==> flow/design.v <==
module ieee754multiplier (
    input logic clk, rst_n,
    input logic [31:0] a_i,
    input logic [31:0] b_i,
    input logic start_i,
    output logic done_o,
    output logic nan_o,
    output logic inifinit_o,
    output logic overflow_o,
    output logic underflow_o,
    output logic [31:0] product_o
);
typedef enum logic[1:0] {
    INITIAL_STATE = 2'b00,
    MULTIPLY_STEP = 2'b01,
    RESULT_VERIFICATION_STEP = 2'b10,
    DONE = 2'b11
} MULTIPLIER_FSM_STATE;
MULTIPLIER_FSM_STATE current_state;
logic [31:0] a_r, b_r;  
logic signal_a, signal_b;
logic [7:0] exponent_a, exponent_b;
logic [23:0] mantissa_a, mantissa_b;  
logic [47:0] mantissa_temp;
logic [9:0] exponent_temp;
logic [31:0] product_r;      
logic [1:0]  exponent_hi_r;  
always_comb begin : MULTIPLIER_COMB_BLOCK
    signal_a = a_r[31];  
    signal_b = b_r[31];  
    exponent_a = a_r[30:23];  
    exponent_b = b_r[30:23];  
    mantissa_a[23] = 1;
    mantissa_a[22:0] = a_r[22:0];   
    mantissa_b[23] = 1;
    mantissa_b[22:0] = b_r[22:0];   
    if (mantissa_a[22-:23] == 0 || mantissa_b[22-:23] == 0) begin  
        mantissa_temp = 0;  
        exponent_temp = 0;  
    end else begin
        mantissa_temp = mantissa_a * mantissa_b;  
        exponent_temp = exponent_a + exponent_b - 127;  
        if (mantissa_temp[47] == 1) begin  
            mantissa_temp = mantissa_temp >> 1;  
            exponent_temp = exponent_temp + 1;  
        end
    end
end
always_ff @(posedge clk, negedge rst_n) begin : MULTIPLIER_FF_BLOCK
    if(!rst_n) begin
        current_state <= INITIAL_STATE;
        a_r <= 32'b0;
        b_r <= 32'b0;
        product_r <= 32'b0;
        exponent_hi_r <= 2'b0;
        done_o <= 1'b0;
        nan_o <= 1'b0;
        inifinit_o <= 1'b0;
        overflow_o <= 1'b0;
        underflow_o <= 1'b0;
        product_o <= 32'b0;
    end else begin
        case (current_state)
            INITIAL_STATE, DONE: begin
                done_o <= 1'b0;
                if (start_i) begin
                    a_r <= a_i;
                    b_r <= b_i;
                    current_state <= MULTIPLY_STEP;
                end else begin
                    current_state <= INITIAL_STATE;
                end
            end
            MULTIPLY_STEP: begin
                product_r[31] <= signal_a ^ signal_b;  
                product_r[30:23] <= exponent_temp[7:0];  
                product_r[22:0] <= mantissa_temp[45:23];  
                exponent_hi_r <= exponent_temp[9:8];
                current_state <= RESULT_VERIFICATION_STEP;
            end
            RESULT_VERIFICATION_STEP: begin
                nan_o <= 1'b0;
                inifinit_o <= 1'b0;
                overflow_o <= 1'b0;
                underflow_o <= 1'b0;
                product_o <= product_r;
                if (product_r[30:23] == 8'hFF && product_r[22:0] != 23'b00) begin
                    nan_o <= 1'b1;
                    product_o <= 32'b00;
                end else if (product_r[30:23] == 8'b11111111 && product_r[22:0] == 23'b0) begin
                    inifinit_o <= 1'b1;
                end else if (exponent_hi_r[0] == 1'b1 || exponent_hi_r[1] == 1'b1) begin
                    overflow_o <= 1'b1;
                    product_o <= 32'h7FFFFFFF;
                end else if (product_r[30:23] == 8'b00000000) begin
                    underflow_o <= 1'b1;
                    product_o <= 32'b00;
                end
                done_o <= 1'b1;
                current_state <= DONE;
            end
        endcase
    end
end
endmodule
From RTL to reports: ieee754multiplier

What the tools print for ieee754multiplier, step after step.
Lines are those of the file above, counted from 1.
Operators: Yosys type, input widths -> output width; for muxes data width and select width s.
Not given: --

Design top: ieee754multiplier
Clock port: clk
Library: sky130hd
Corner: tt_025C_1v80

Word-level counts

Yosys after proc, flatten, opt, wreduce and memory -nomap, before mapping. Memory bits, and registers merged into a memory's read port (data or address), are not among the register bits. Print and check cells are not counted. Equal cells are merged and count once.

Register bits after elaboration: 137
Bits of input ports: 67
Output and inout port bits: 37
Cells after elaboration: 56

Add/subtract/negate cells: 3
Multiply operators: 1
Eq/ne operators: 4
Mux-type cells: 21
Bitwise operators: 1
Reductions and logical operators: 13

Operator list:

| kind                  | number |
| $mul 24x24->48        | 1 |
| $mux 32               | 4 |
| $mux 46               | 2 |
| $logic_not 23->1      | 3 |
| $reduce_bool 23->1    | 1 |
| $mux 10               | 2 |
| $mux 1                | 11 |
| $add 10x1->10 const B | 1 |
| $sub 9x7->10 const B  | 1 |
| $add 8x8->9           | 1 |
| $eq 8x8->1 const B    | 1 |
| $logic_not 8->1       | 1 |
| $pmux 2 s3            | 1 |
| $eq 2x2->1 const B    | 2 |
| $logic_and 1x1->1     | 2 |
| $logic_or 1x1->1      | 2 |
| $eq 2x1->1 const B    | 1 |
| $logic_not 2->1       | 1 |
| $reduce_and 2->1      | 1 |
| $reduce_bool 2->1     | 1 |
| $reduce_or 2->1       | 1 |
| $pmux 1 s2            | 1 |
| $xor 1x1->1           | 1 |

Depth

Yosys ltp: most cells in a row. Word level: on the elaborated netlist, between registers, memories and ports. Mapped: between sequential cells and ports; inverters and the memories' decode and read muxes count.

Word-level depth: 5
ABC_AREA: 0
Gate-level depth with buffers: 29
Gate-level depth less buffers: 25

Netlist

The flow's flattened synthesis, as Yosys stat reports it; memories are mapped. The netlist is that of the ABC_AREA named above (0 if unset); the other value can give another one.

Cell types:

| type                      | number | total area (sq um) |
| sky130_fd_sc_hd__fa_1     | 482    | 9.65E+03 |
| sky130_fd_sc_hd__dfrtp_1  | 138    | 3.45E+03 |
| sky130_fd_sc_hd__inv_1    | 661    | 2,481.13 |
| sky130_fd_sc_hd__ha_1     | 185    | 2,314.72 |
| sky130_fd_sc_hd__and2_1   | 237    | 1.48E+03 |
| sky130_fd_sc_hd__nand2_1  | 313    | 1.17E+03 |
| sky130_fd_sc_hd__mux2_2   | 65     | 731.952 |
| sky130_fd_sc_hd__clkbuf_1 | 114    | 427.91 |
| sky130_fd_sc_hd__nor2_1   | 105    | 394.128 |
| sky130_fd_sc_hd__o22ai_1  | 56     | 350.336 |
| sky130_fd_sc_hd__a21oi_1  | 46     | 230.221 |
| sky130_fd_sc_hd__xnor2_1  | 25     | 218.96 |
| sky130_fd_sc_hd__mux2i_1  | 15     | 150.144 |
| sky130_fd_sc_hd__o21ai_0  | 30     | 150.144 |
| sky130_fd_sc_hd__nor4_1   | 21     | 131.376 |
| sky130_fd_sc_hd__xor2_1   | 13     | 113.859 |
| sky130_fd_sc_hd__o221ai_1 | 11     | 96.342 |
| sky130_fd_sc_hd__nor3_1   | 19     | 95.091 |

Other cell types: 48; their cells: 156.

Cells in the netlist: 2,692
Mapped area: 0.0247663 sq mm
Sequential part of the area: 0.0034796 sq mm
Mapped flip-flops: 139
Buffers: 132

Path before layout

Path of least setup slack by OpenSTA after synthesis, without wires, with an ideal clock, recovery checks aside; 20% of the period is set as input and as output delay. Where synthesis merged equal registers, the netlist keeps one of their names.

Path kind: reg-to-reg
Start point: reg b_r[3]
End point: reg (name not given)
Period: 9.0 ns
Setup time: 0.092 ns
Launch time at the first pin: 0.000 ns
Arrival: 6.910 ns
Required time: 8.908 ns
Path slack: 1.997 ns
Delay of the path: 7.002 ns
Stages on the path: 28
Path buffers: 2
Synthesis period reached: 7.003 ns

"delay of the path" is the arrival time less input delay plus setup time.
"stages on the path": output pins that drive a net of the path, with the launching flip-flop's if there is one; two outputs of one cell count as two.
"synthesis period reached" is the clock period less the worst setup slack; recovery checks do not enter. This is arithmetic on one report: input and output delays are still those of the set period (20% each).
Between the ends stands the longest chain of elaborated cells between them, by number of cells; it is not shown to be the way that was timed. Of several equally long chains one is given.
A line is the first line of the expression or statement that the cell stems from. Yosys adds cells for indexed reads and writes and turns some case tables into memories.

Cells stage by stage: sky130_fd_sc_hd__dfrtp_1 -> sky130_fd_sc_hd__clkbuf_1 -> sky130_fd_sc_hd__clkbuf_1 -> sky130_fd_sc_hd__nand2_1 -> sky130_fd_sc_hd__fa_1 -> sky130_fd_sc_hd__inv_1 -> sky130_fd_sc_hd__fa_1 -> sky130_fd_sc_hd__inv_1 -> sky130_fd_sc_hd__fa_1 -> sky130_fd_sc_hd__inv_1 -> sky130_fd_sc_hd__fa_1 -> sky130_fd_sc_hd__inv_1 -> sky130_fd_sc_hd__fa_1 -> sky130_fd_sc_hd__inv_1 -> sky130_fd_sc_hd__fa_1 -> sky130_fd_sc_hd__inv_1 -> sky130_fd_sc_hd__fa_1 -> sky130_fd_sc_hd__inv_1 -> sky130_fd_sc_hd__ha_1 -> sky130_fd_sc_hd__nand4_2 -> sky130_fd_sc_hd__nor4_2 -> sky130_fd_sc_hd__o311ai_1 -> sky130_fd_sc_hd__a21oi_2 -> sky130_fd_sc_hd__o21ai_2 -> sky130_fd_sc_hd__o31a_1 -> sky130_fd_sc_hd__or3_1 -> sky130_fd_sc_hd__a211o_1 -> sky130_fd_sc_hd__o221ai_1
Cells in the longest elaborated chain: 3
Elaborated cells between the ends (all ways): 5
Source lines of those cells: 3
Those cells by class: mul (1); mux (2); reduce/logical (2)

Ends and longest elaborated chain, post-synthesis:

| what           | line | source |
| from (decl)    | 20   | `logic [31:0] a_r, b_r;` |
| from (assign)  | 53   | `b_r <= 32'b0;` |
| from (assign)  | 68   | `b_r <= b_i;` |
| $mul 24x24->48 | 41   | `mantissa_temp = mantissa_a * mantissa_b;` |
| $mux 46        | 43   | `if (mantissa_temp[47] == 1) begin` |
| $mux 46        | 37   | `if (mantissa_a[22-:23] == 0 \|\| mantissa_b[22-:23] == 0) begin` |
| to (assign)    | 54   |  |
| to (assign)    | 77   |  |
| to (decl)      | 26   |  |

Timing after layout

From the final timing report of run 1: the path of least setup slack in the routed layout; clock arrival at registers is part of the times.

Path kind: reg-to-reg
Start point: reg b_r[0]
End point: reg exponent_hi_r[0]
Period: 8.35 ns
Setup time: 0.16 ns
Launch time at the first pin: 0.48 ns
Arrival: 8.31 ns
Required time: 8.68 ns
Path slack: 0.37 ns
Stages on the path: 24
Path buffers: 0

Between the ends stands the longest chain of elaborated cells between them, by number of cells; it is not shown to be the way that was timed. Of several equally long chains one is given.

Cells stage by stage: sky130_fd_sc_hd__dfrtp_1 -> sky130_fd_sc_hd__inv_1 -> sky130_fd_sc_hd__nor2_1 -> sky130_fd_sc_hd__fa_1 -> sky130_fd_sc_hd__fa_1 -> sky130_fd_sc_hd__inv_1 -> sky130_fd_sc_hd__fa_1 -> sky130_fd_sc_hd__fa_1 -> sky130_fd_sc_hd__inv_1 -> sky130_fd_sc_hd__fa_1 -> sky130_fd_sc_hd__fa_1 -> sky130_fd_sc_hd__inv_1 -> sky130_fd_sc_hd__fa_1 -> sky130_fd_sc_hd__inv_1 -> sky130_fd_sc_hd__ha_1 -> sky130_fd_sc_hd__a21oi_1 -> sky130_fd_sc_hd__o21ai_0 -> sky130_fd_sc_hd__a31oi_1 -> sky130_fd_sc_hd__nand4_1 -> sky130_fd_sc_hd__a41o_1 -> sky130_fd_sc_hd__a22o_1 -> sky130_fd_sc_hd__nor4_1 -> sky130_fd_sc_hd__xnor2_1 -> sky130_fd_sc_hd__o22ai_1
Cells in the longest elaborated chain: 3
Elaborated cells between the ends (all ways): 5
Source lines of those cells: 3
Those cells by class: mul (1); mux (2); reduce/logical (2)

Ends and longest elaborated chain, after layout:

| what           | line | source |
| from (decl)    | 20   | `logic [31:0] a_r, b_r;` |
| from (assign)  | 53   | `b_r <= 32'b0;` |
| from (assign)  | 68   | `b_r <= b_i;` |
| $mul 24x24->48 | 41   | `mantissa_temp = mantissa_a * mantissa_b;` |
| $mux 10        | 43   | `if (mantissa_temp[47] == 1) begin` |
| $mux 10        | 37   | `if (mantissa_a[22-:23] == 0 \|\| mantissa_b[22-:23] == 0) begin` |
| to (assign)    | 55   | `exponent_hi_r <= 2'b0;` |
| to (assign)    | 78   | `exponent_hi_r <= exponent_temp[9:8];` |
| to (decl)      | 27   | `logic [1:0]  exponent_hi_r;` |

## Implementation results

Settings and measured results of 4 stored flow runs for module ieee754multiplier (sky130hd), not sorted in any way. The constraints put input and output delay at 20% of the set period each and load the outputs with 0.01 pF.
"achieved period" is the run's clock period less its worst setup slack. It is reckoned from that one timing run; input and output delays stay at 20% of the period that was set.
A setting shown as n/a is not set for that run.
Results: n/a = not shown.

| name                                    | run 1     | run 2 | run 3 | run 4 |
| CORE_UTILIZATION                        | 23        | 52    | 50    | 50    |
| period_ns                               | 8.35      | 5.3   | 12.3  | 12.3  |
| CAP_MARGIN                              | 20        | 15    | 20    | 20    |
| CORE_MARGIN                             | 2         | 2     | 10    | 2     |
| SLEW_MARGIN                             | 20        | 20    | 20    | 20    |
| CELL_PAD_IN_SITES_DETAIL_PLACEMENT      | n/a       | 2     | 0     | 0     |
| CTS_CLUSTER_SIZE                        | n/a       | 46    | 77    | 77    |
| GPL_ROUTABILITY_DRIVEN                  | n/a       | 1     | 1     | 1     |
| GPL_TIMING_DRIVEN                       | n/a       | 0     | 0     | 0     |
| MIN_ROUTING_LAYER                       | n/a       | met1  | met2  | n/a   |
| PLACE_DENSITY_LB_ADDON                  | n/a       | 0.16  | n/a   | n/a   |
| SETUP_SLACK_MARGIN                      | n/a       | 0.06  | n/a   | n/a   |
| TNS_END_PERCENT                         | n/a       | 60    | 20    | n/a   |
| ABC_AREA                                | n/a       | n/a   | 1     | n/a   |
| CELL_PAD_IN_SITES_GLOBAL_PLACEMENT      | n/a       | n/a   | 1     | 3     |
| CORE_ASPECT_RATIO                       | n/a       | n/a   | 0.77  | 0.77  |
| CTS_CLUSTER_DIAMETER                    | n/a       | n/a   | 92    | 92    |
| HOLD_SLACK_MARGIN                       | n/a       | n/a   | -0.03 | n/a   |
| MAX_ROUTING_LAYER                       | n/a       | n/a   | met4  | met4  |
| area of the synthesized netlist (sq mm) | 0.0247663 | n/a   | n/a   | n/a   |
| die outline area (sq mm)                | 0.11032   | n/a   | n/a   | n/a   |
| utilization in the final report         | 0.264     | n/a   | n/a   | n/a   |
| setup slack of the worst path (ns)      | 0.367     | n/a   | n/a   | n/a   |
| setup total negative slack (ns)         | 0.000     | n/a   | n/a   | n/a   |
| worst hold slack after layout (ns)      | 0.478     | n/a   | n/a   | n/a   |
| achieved period (ns)                    | 7.983     | n/a   | n/a   | n/a   |

Run 2: stopped before the end: placement reported DPL-0033
Run 3: stopped before the end: routing reported GRT-0116
Run 4: stopped before the end: placement reported GPL-0301
